==> flow/design.v <==
module alu(rs1,rs2,alu_control,funct3,funct7,zero,alu_out);
input [31:0] rs1;
input [31:0] rs2;
input [3:0] alu_control;
input [2:0] funct3;
input [6:0] funct7;
output reg zero;             
output reg[31:0] alu_out;
always @(*)begin
	alu_out=0;
	zero=0;
	case(alu_control)
		4'b0000:begin 
			case(funct3)
				0:begin
					if(funct7==7'b0000000)begin 
						alu_out=rs1+rs2;
					end
					else begin 
						alu_out=rs1-rs2;
					end
				end
				1:begin
					alu_out=rs1<<rs2[4:0];
				end
				2:begin
					alu_out=($signed(rs1) < $signed(rs2))?1:0;
				end
				3:begin
					alu_out=(rs1<rs2)?1:0;
				end
				4:begin
					alu_out=rs1^rs2;
				end
				5:begin
					if(funct7==7'b0000000)begin
						alu_out=rs1>>rs2[4:0];
					end
					else begin
						alu_out=$signed(rs1)>>>rs2[4:0];
					end
				end
				6:begin
					alu_out=rs1|rs2;
				end
				default:begin
					alu_out=rs1&rs2;
				end
			endcase
		end
		4'b0001:begin 
			alu_out=rs1+rs2;
		end
		4'b0010:begin 
			case(funct3)
				0:begin
					alu_out=rs1+rs2;
				end
				1:begin
					alu_out=rs1<<rs2[4:0];
				end
				2:begin
					alu_out=($signed(rs1)<$signed(rs2))?1:0;
				end
				3:begin
					alu_out=(rs1<rs2)?1:0;
				end
				4:begin
					alu_out=rs1^rs2;
				end
				5:begin
					if(rs2[11:5]==7'b0000000)begin
						alu_out=rs1>>rs2[4:0];
					end
					else begin
						alu_out=$signed(rs1)>>>rs2[4:0];
					end
				end
				6:begin
					alu_out=rs1|rs2;
				end
				default:begin
					alu_out=rs1&rs2;
				end
			endcase
		end
		4'b0011:begin 
			alu_out=rs1+rs2;
		end
		4'b0100:begin 
			case(funct3)
				0:zero=(rs1==rs2);
				1:zero=(rs1!=rs2);
				4:zero=($signed(rs1)<$signed(rs2));
				5:zero=($signed(rs1)>=$signed(rs2));
				6:zero=(rs1<rs2);
				7:zero=(rs1>=rs2);
				default:zero=0;
			endcase
		end
		4'b0101:begin 
			alu_out=rs2;
		end
		4'b0110:begin 
			alu_out=rs1+rs2;
		end
		default:begin
			alu_out=0;
			zero=0;
		end
	endcase
end
endmodule
module decoder(instr_out,control_signal);
input [31:0] instr_out;
output reg [13:0] control_signal;
always @(*) begin
case (instr_out[6:0])
	7'b0110011:begin 
		control_signal=14'b0000_1100_00_0001;
		end
	7'b0000011:begin 
		control_signal=14'b0001_1110_00_1000;
		end
	7'b0010011:begin 
		control_signal=14'b0010_1100_00_1001;
		end
	7'b0100011:begin 
		control_signal=14'b0011_0101_00_1000;
		end
	7'b1100011:begin 
		control_signal=14'b0100_0100_11_0000;
		end
	7'b0110111:begin 
		control_signal=14'b0101_1111_00_1111;
		end
	7'b1100111:begin 
		control_signal=14'b0110_1011_10_1011;
		end
	7'b0010111:begin 
		control_signal=14'b0111_1100_00_0111;
		end
	7'b1101111:begin 
		control_signal=14'b1000_1000_01_0011;
		end
	default:
		control_signal=14'b0000_0000_00_0000;
endcase
end
endmodule
module immgen(instr,imm);
input [31:0] instr;
output reg [31:0]imm;
always@(*)begin
	case(instr[6:0])
		7'b0000011,7'b0010011,7'b1100111:begin           
			if(instr[31]==1)begin 
				imm={{20{1'b1}},instr[31:20]};
			end
			else begin
				imm={{20{1'b0}},instr[31:20]};
			end
		end
		7'b0100011:begin 
			if(instr[31]==1)begin
				imm = {{20{1'b1}} , instr[31:25] , instr[11:7]};
			end
			else begin
				imm = {{20{1'b0}} , instr[31:25] , instr[11:7]};
			end
		end
		7'b1100011:begin  
			if(instr[31]==1)begin
				imm = {{19{1'b1}} , instr[31] , instr[7] , instr[30:25] , instr[11:8],1'b0};
			end
			else begin
				imm = {{19{1'b0}} , instr[31] , instr[7] , instr[30:25] , instr[11:8],1'b0};
			end
		end
		7'b0010111,7'b0110111:begin 
			imm={instr[31:12],{12{1'b0}}};
		end
		7'b1101111:begin 
			if(instr[31]==1)begin
				imm = {{11{1'b1}} , instr[31] , instr[19:12] , instr[20] , instr[30:21] , 1'b0};
			end
			else begin
				imm = {{11{1'b0}} , instr[31] , instr[19:12] , instr[20] , instr[30:21] , 1'b0};
			end
		end
		default:begin
			imm=0;
		end
	endcase
end
endmodule
module regfile(clk,rs1_addr,rs2_addr,rd_addr,reg_wrt,rd_data,rs1_data,rs2_data);
input clk;
input [4:0] rs1_addr;
input [4:0] rs2_addr;
input [4:0] rd_addr;
input reg_wrt;
input [31:0] rd_data;
output reg[31:0] rs1_data;
output reg[31:0] rs2_data;
reg [31:0] r [1:31];
always@(posedge clk) begin
	rs1_data <= (rs1_addr == 5'd0) ? 32'd0 : r[rs1_addr];
	rs2_data <= (rs2_addr == 5'd0) ? 32'd0 : r[rs2_addr];
	if(reg_wrt && rd_addr != 5'd0)
		r[rd_addr] <= rd_data;
end
endmodule
module CPU(
    input             clk,
    input             rst,
    input      [31:0] data_out,
    input      [31:0] instr_out,
    output reg        instr_read,
    output reg        data_read,
    output reg [31:0] instr_addr,
    output reg [31:0] data_addr,
    output reg [3:0]  data_write,
    output reg [31:0] data_in
);
localparam S_IF  = 2'd0;
localparam S_ID  = 2'd1;
localparam S_EX  = 2'd2;
localparam S_MEM = 2'd3;
reg  [1:0]  state;
reg  [31:0] pc;
reg  [31:0] ir;
reg  [1:0]  ld_off;
wire [13:0] signal;
wire [31:0] rs1_data;
wire [31:0] rs2_data;
wire [31:0] imm;
wire [31:0] src2;
wire        zero;
wire [31:0] alu_out;
wire [31:0] pc_plus_imm;
wire [31:0] pc_plus4;
reg  [31:0] rd_data;
reg         reg_wrt;
reg  [31:0] next_pc;
reg  [31:0] ld_data;
wire [6:0] opcode = ir[6:0];
wire [2:0] funct3 = ir[14:12];
wire is_load   = (opcode == 7'b0000011);
wire is_store  = (opcode == 7'b0100011);
wire is_branch = (opcode == 7'b1100011);
wire is_jal    = (opcode == 7'b1101111);
wire is_jalr   = (opcode == 7'b1100111);
wire is_auipc  = (opcode == 7'b0010111);
decoder decoder(
.instr_out(ir),
.control_signal(signal)
);
regfile regfile(
.clk(clk),
.rs1_addr(instr_out[19:15]),
.rs2_addr(instr_out[24:20]),
.rd_addr(ir[11:7]),
.reg_wrt(reg_wrt),
.rd_data(rd_data),
.rs1_data(rs1_data),
.rs2_data(rs2_data)
);
immgen immgen(
.instr(ir),
.imm(imm)
);
assign pc_plus4    = pc + 32'd4;
assign pc_plus_imm = pc + imm;
assign src2 = signal[3] ? imm : rs2_data;
alu alu(
.rs1(rs1_data),
.rs2(src2),
.alu_control(signal[13:10]),
.funct3(funct3),
.funct7(ir[31:25]),
.zero(zero),
.alu_out(alu_out)
);
always @(*) begin
	case (funct3)
		3'b000: begin
			case (ld_off)
				2'd0: ld_data = {{24{data_out[7]}},  data_out[7:0]};
				2'd1: ld_data = {{24{data_out[15]}}, data_out[15:8]};
				2'd2: ld_data = {{24{data_out[23]}}, data_out[23:16]};
				default: ld_data = {{24{data_out[31]}}, data_out[31:24]};
			endcase
		end
		3'b001: ld_data = ld_off[1] ? {{16{data_out[31]}}, data_out[31:16]}
		                            : {{16{data_out[15]}}, data_out[15:0]};
		3'b100: begin
			case (ld_off)
				2'd0: ld_data = {24'd0, data_out[7:0]};
				2'd1: ld_data = {24'd0, data_out[15:8]};
				2'd2: ld_data = {24'd0, data_out[23:16]};
				default: ld_data = {24'd0, data_out[31:24]};
			endcase
		end
		3'b101: ld_data = ld_off[1] ? {16'd0, data_out[31:16]} : {16'd0, data_out[15:0]};
		default: ld_data = data_out;
	endcase
end
always @(*) begin
	if ((is_branch && zero) || is_jal)
		next_pc = pc_plus_imm;
	else if (is_jalr)
		next_pc = {alu_out[31:1], 1'b0};
	else
		next_pc = pc_plus4;
end
always @(*) begin
	reg_wrt = 1'b0;
	rd_data = alu_out;
	if (state == S_MEM) begin
		reg_wrt = 1'b1;
		rd_data = ld_data;
	end else if (state == S_EX && !is_load) begin
		reg_wrt = signal[9];
		if (is_jal || is_jalr)
			rd_data = pc_plus4;
		else if (is_auipc)
			rd_data = pc_plus_imm;
	end
end
always @(*) begin
	instr_read = (state == S_IF);
	instr_addr = pc;
	data_addr  = alu_out;
	data_read  = (state == S_EX) && is_load;
	data_write = 4'b0000;
	data_in    = rs2_data;
	if (state == S_EX && is_store) begin
		case (funct3)
			3'b000: begin
				data_write = 4'b0001 << alu_out[1:0];
				data_in    = {4{rs2_data[7:0]}};
			end
			3'b001: begin
				data_write = alu_out[1] ? 4'b1100 : 4'b0011;
				data_in    = {2{rs2_data[15:0]}};
			end
			default: data_write = 4'b1111;
		endcase
	end
end
always @(posedge clk) begin
	if (rst) begin
		state <= S_IF;
		pc    <= 32'd0;
	end else begin
		case (state)
			S_IF: state <= S_ID;
			S_ID: begin
				ir    <= instr_out;
				state <= S_EX;
			end
			S_EX: begin
				ld_off <= alu_out[1:0];
				if (is_load) begin
					state <= S_MEM;
				end else begin
					pc    <= next_pc;
					state <= S_IF;
				end
			end
			default: begin
				pc    <= pc_plus4;
				state <= S_IF;
			end
		endcase
	end
end
endmodule
# Tool chain data of CPU
# The steps from the RTL of CPU to its reports follow in flow order.
# Line numbers count from 1 in the design file above.
# Library cell names are shortened.
setup:
  top: "CPU"
  clock: "clk"
  cell_library: "sky130hd"
  lib_corner: "tt_025C_1v80"

# Word level
# Source: Yosys, flattened and elaborated, memories not mapped. Widths are those after wreduce. Print and check cells do not count.
# Yosys's memory passes give these memory sizes; they may raise the number of words (mostly to a power of two), join words into wider ones and drop unused or constant bits.
bits:
  regBits: 68
  ram_bits: 992
  clocked_rd_ports_x_width: 64
  mem_count: 1
  input_bits: 66
  out_inout_bits: 102
  wordCells: 118
classes:
  addsub: 4
  n_cmp: 4
  equal: 30
  n_shift: 4
  n_mux: 42
  logic: 5
  reduce_and_logical: 24
memory_table:
  columns: ["memory", "words", "width", "read_ports", "wr", "line", "source"]
  rows:
  - ["regfile.r", 31, 32, 2, 1, 206, "reg [31:0] r [1:31];"]
op_table:
  columns: ["cell", "n"]
  rows:
  - ["two-way mux 32 bit", 18]
  - ["parallel mux 32 bit (select 7 bit)", 2]
  - ["parallel mux 32 bit (select 4 bit)", 2]
  - ["parallel mux 32 bit (select 5 bit)", 1]
  - ["parallel mux 32 bit (select 2 bit)", 2]
  - ["parallel mux 14 bit (select 9 bit)", 1]
  - ["parallel mux 32 bit (select 3 bit)", 1]
  - ["adder 32 bit", 2]
  - [">= comparator 32 bit", 2]
  - ["< comparator 32 bit", 2]
  - ["adder 32 x 3 -> 32 bit with constant B", 1]
  - ["subtractor 32 bit", 1]
  - ["equality test 32 bit", 1]
  - ["inequality test 32 bit", 1]
  - ["AND 32 bit", 1]
  - ["bitwise OR 32 bit", 1]
  - ["bitwise XOR 32 bit", 1]
  - ["left shift 32 x 5 -> 32 bit", 1]
  - [">> shifter 32 x 5 -> 32 bit", 1]
  - [">>> shifter 32 x 5 -> 32 bit", 1]
  - ["parallel mux 8 bit (select 3 bit)", 1]
  - ["equality test 7 x 6 -> 1 bit with constant B", 3]
  - ["equality test 7 bit with constant B", 3]
  - ["two-way mux 16 bit", 1]
  - ["equality test 7 x 5 -> 1 bit with constant B", 2]
  - ["zero test 7 bit", 2]
  - ["equality test 3 bit with constant B", 4]
  - ["equality test 4 x 3 -> 1 bit with constant B", 3]
# Other operator kinds: 28; their cells: 51.

# Logic depth
# Longest topological path by Yosys (ltp), each cell counted once; first at word level (registers and memories cut), then after technology mapping (sequential cells cut; the memories' decode and read muxes count).
depth:
  depth_word: 13
  abc_area: 0
  depth_mapped: 28
  ltp_nobuf: 21

# Netlist
# Yosys stat after the flow's synthesis: flattened, memories mapped to cells. It holds for the ABC_AREA given above (unset counts as 0); a run with the other value may have another netlist.
mapped:
  mapped_cells: 5421
  mapped_area_um2: 67243.2
  sequential_area_um2: 32811.5
  ff_cells: 1126
  n_buf: 420
by_type:
  columns: ["cell_type", "n", "area_total_um2"]
  rows:
  - ["edfxtp_1", 1026, 3.08E+04]
  - ["mux4_2", 499, 1.12E+04]
  - ["dfxtp_1", 100, 2001.92]
  - ["mux2i_1", 189, 1.89E+03]
  - ["a21oi_1", 347, 1.74E+03]
  - ["o21ai_0", 328, 1.64E+03]
  - ["ha_1", 114, 1.43E+03]
  - ["nor2_1", 353, 1.33E+03]
  - ["nand2_1", 349, 1.31E+03]
  - ["nand3_1", 217, 1.09E+03]
  - ["clkbuf_1", 272, 1.02E+03]
  - ["mux2_2", 87, 979.69]
  - ["o211ai_1", 108, 810.778]
  - ["a221oi_1", 87, 761.981]
  - ["xnor2_1", 72, 630.605]
  - ["nor3_1", 111, 555.533]
  - ["inv_1", 142, 533.011]
  - ["o221ai_1", 52, 455.437]
# Other cell types: 95; their cells: 968.
# By module: a second synthesis without flattening, with its own total; a netlist apart from the flattened one above.
unflattened:
  hier_cells: 5072
  area_unflattened_um2: 66610.1
# Rows give one instance, submodules left out.
by_module:
  columns: ["mod", "n_inst", "cells", "mod_area_um2", "mod_seq_area_um2"]
  rows:
  - ["regfile", 1, 2406, 47396.7, 31069.8]
  - ["alu", 1, 1556, 10700.3, 0.0]
  - ["CPU", 1, 987, 7669.9, 1741.7]
  - ["immgen", 1, 79, 546.8, 0.0]
  - ["decoder", 1, 44, 296.5, 0.0]

# Worst setup path after synthesis
# OpenSTA on the mapped netlist: ideal clock, no wires. The path of least setup slack (recovery checks aside). Input and output delay are each 20% of the period. Register names are those of the netlist, which keeps one name where synthesis merged equal registers.
synth_timing:
  path_type: "register -> register"
  from: "register ir[5]"
  to: "memory regfile.r[10][21]"
  period_ns: 15.0
  setup_ns: 0.738
  arrival_time_ns: 7.990
  t_required_ns: 14.262
  setup_slack_ns: 6.272
  delay_ns: 8.728
  driving_pins: 24
  n_path_buf: 7
  synth_period_reached_ns: 8.728
# "delay_ns" is the arrival time less input delay plus setup time.
# "driving_pins" counts driving pins, that of a launching flip-flop among them; a cell with two outputs on the path counts twice.
# "synth_period_reached_ns" is the clock period less the worst setup slack; recovery checks do not enter. This is arithmetic on one report: input and output delays are still those of the set period (20% each).
synth_via:
  path_cell_list: "edfxtp_1 > buf_2 > buf_6 > or3b_1 > a21oi_2 > o211ai_1 > and2_1 > buf_6 > inv_2 > clkbuf_1 > buf_1 > clkbuf_1 > ha_1 > clkbuf_1 > a2111o_1 > o21bai_1 > a31oi_1 > o21ai_0 > a31o_2 > xnor2_1 > a221oi_1 > o311ai_1 > a211oi_1 > a2111oi_0"
synth_lines:
  columns: ["element", "line", "source"]
  rows:
  - ["start: declaration", 232, "reg  [31:0] ir;"]
  - ["start: assignment", 360, "ir <= instr_out;"]
  - ["end: declaration", 206, "reg [31:0] r [1:31];"]
# Chain of elaborated cells between the ends: none given.
# Some nets on the timed path still bear RTL names; the line given drives or declares the net.
synth_named_nets:
  columns: ["net", "line", "source"]
  rows:
  - ["data_addr[21]", 12, "case(alu_control)"]

# Path in the finished layout
# From the final timing report of job 1: the path of least setup slack in the routed layout; clock arrival at registers is part of the times.
layout_timing:
  path_type: "register -> output"
  from: "register ir[2]"
  to: "output data_write[3]"
  period_ns: 13.9
  out_delay_ns: 2.78
  arrival_time_ns: 8.71
  t_required_ns: 11.12
  setup_slack_ns: 2.41
  driving_pins: 21
  n_path_buf: 2
# The rows between start and end are the longest chain of elaborated cells between them; the timing report does not say that the signal goes this way. Where chains are equally long, one stands for them.
# A line is the first line of the expression or statement that the cell stems from. Yosys adds cells for indexed reads and writes and turns some case tables into memories.
layout_via:
  path_cell_list: "edfxtp_1 > nand4bb_1 > o22ai_2 > and2_1 > a21oi_1 > o21ai_0 > inv_1 > ha_1 > inv_1 > a21oi_1 > nand2_1 > o31ai_1 > nand4_1 > nor4_1 > a21oi_1 > o211ai_1 > o2111ai_1 > o221ai_2 > buf_6 > o21ba_2 > clkdlybuf4s50_1"
  elab_chain_cells: 11
  cone_cells: 45
layout_lines:
  columns: ["element", "line", "source"]
  rows:
  - ["start: declaration", 232, "reg  [31:0] ir;"]
  - ["start: assignment", 360, "ir <= instr_out;"]
  - ["equality test 7 x 5 -> 1 bit", 155, "case(instr[6:0])"]
  - ["OR reduction 2 bit", 155, null]
  - ["parallel mux 32 bit (select 5 bit)", 155, null]
  - ["two-way mux 32 bit", 275, "assign src2 = signal[3] ? imm : rs2_data;"]
  - ["< comparator 32 bit", 66, "alu_out=(rs1<rs2)?1:0;"]
  - ["two-way mux 1 bit", 66, null]
  - ["parallel mux 32 bit (select 7 bit)", 55, "case(funct3)"]
  - ["parallel mux 32 bit (select 4 bit)", 12, "case(alu_control)"]
  - ["left shift 1 x 2 -> 4 bit", 341, "data_write = 4'b0001 << alu_out[1:0];"]
  - ["parallel mux 4 bit (select 2 bit)", 339, "case (funct3)"]
  - ["two-way mux 4 bit", 338, "if (state == S_EX && is_store) begin"]
  - ["end: declaration", 223, "output reg [3:0]  data_write,"]

# CPU through Yosys and OpenROAD on sky130hd: 4 stored runs, unordered, with their settings and measured results. The constraints put input and output delay at 20% of the set period each and load the outputs with 0.01 pF.
# By "worstPathTime_ns" is meant the share of the clock period that the worst setup path is allowed (20% is reserved at inputs, 20% at outputs), minus its slack. Clock arrival times at its registers enter into it.
# "total_power_uw" rests on the timing tool's default activity at the inputs, not on a simulated workload.
runs:
  - name: "job 1"
    settings:
      CELL_PAD_IN_SITES_GLOBAL_PLACEMENT: 2
      CORE_UTILIZATION: 38
      CTS_CLUSTER_SIZE: 99
      HOLD_SLACK_MARGIN: 0.16
      PLACE_DENSITY_LB_ADDON: 0.11
      SETUP_SLACK_MARGIN: -0.74
      SLEW_MARGIN: 35
      period_ns: 13.9
      CAP_MARGIN: 20
      CORE_MARGIN: 2
    results:
      total_power_uw: 9402
      fin_util_pct: 43.4
      worstPathTime_ns: 8.71
      timing.worst_path_kind: "register -> output"
      worstSetupSlack_ns: 2.408
      yosys_chip_area_um2: 67243.2
      total_die_area_um2: 180336.0
      cell_area_final_um2: 76413.3
  - name: "job 2"
    settings:
      ABC_AREA: 0
      CELL_PAD_IN_SITES_DETAIL_PLACEMENT: 0
      CELL_PAD_IN_SITES_GLOBAL_PLACEMENT: 1
      CORE_ASPECT_RATIO: 1.1
      CORE_UTILIZATION: 45
      CTS_CLUSTER_SIZE: 99
      HOLD_SLACK_MARGIN: 0.02
      PLACE_DENSITY_LB_ADDON: 0.11
      SLEW_MARGIN: 35
      TNS_END_PERCENT: 75
      period_ns: 13.9
      CAP_MARGIN: 20
      CORE_MARGIN: 2
    results:
      cell_area_final_um2: 75840.2
      total_power_uw: 9318
      worstPathTime_ns: 8.31
      timing.worst_path_kind: "register -> output"
      yosys_chip_area_um2: 67243.2
      worstSetupSlack_ns: 2.805
      total_die_area_um2: 152541.0
      fin_util_pct: 51.2
  - name: "job 3"
    settings:
      CAP_MARGIN: 35
      CELL_PAD_IN_SITES_DETAIL_PLACEMENT: 2
      CELL_PAD_IN_SITES_GLOBAL_PLACEMENT: 2
      CORE_ASPECT_RATIO: 1.31
      CORE_MARGIN: 4
      CORE_UTILIZATION: 60
      GPL_TIMING_DRIVEN: 1
      MIN_ROUTING_LAYER: "met2"
      PLACE_DENSITY: 0.65
      SETUP_SLACK_MARGIN: 2.04
      TNS_END_PERCENT: 55
      period_ns: 8.0
      SLEW_MARGIN: 20
    outcome: "no results, placement failed with DPL-0033"
  - name: "job 4"
    settings:
      ABC_AREA: 0
      CAP_MARGIN: 5
      CELL_PAD_IN_SITES_DETAIL_PLACEMENT: 2
      CELL_PAD_IN_SITES_GLOBAL_PLACEMENT: 1
      CORE_ASPECT_RATIO: 1.1
      CORE_UTILIZATION: 45
      CTS_CLUSTER_SIZE: 99
      HOLD_SLACK_MARGIN: 0.02
      PLACE_DENSITY_LB_ADDON: 0.11
      SLEW_MARGIN: 35
      TNS_END_PERCENT: 75
      period_ns: 19.3
      CORE_MARGIN: 2
    results:
      fin_util_pct: 51.3
      worstPathTime_ns: 8.52
      timing.worst_path_kind: "register -> output"
      total_power_uw: 7027
      total_die_area_um2: 152541.0
      cell_area_final_um2: 76063.0
      yosys_chip_area_um2: 67243.2
      worstSetupSlack_ns: 6.919
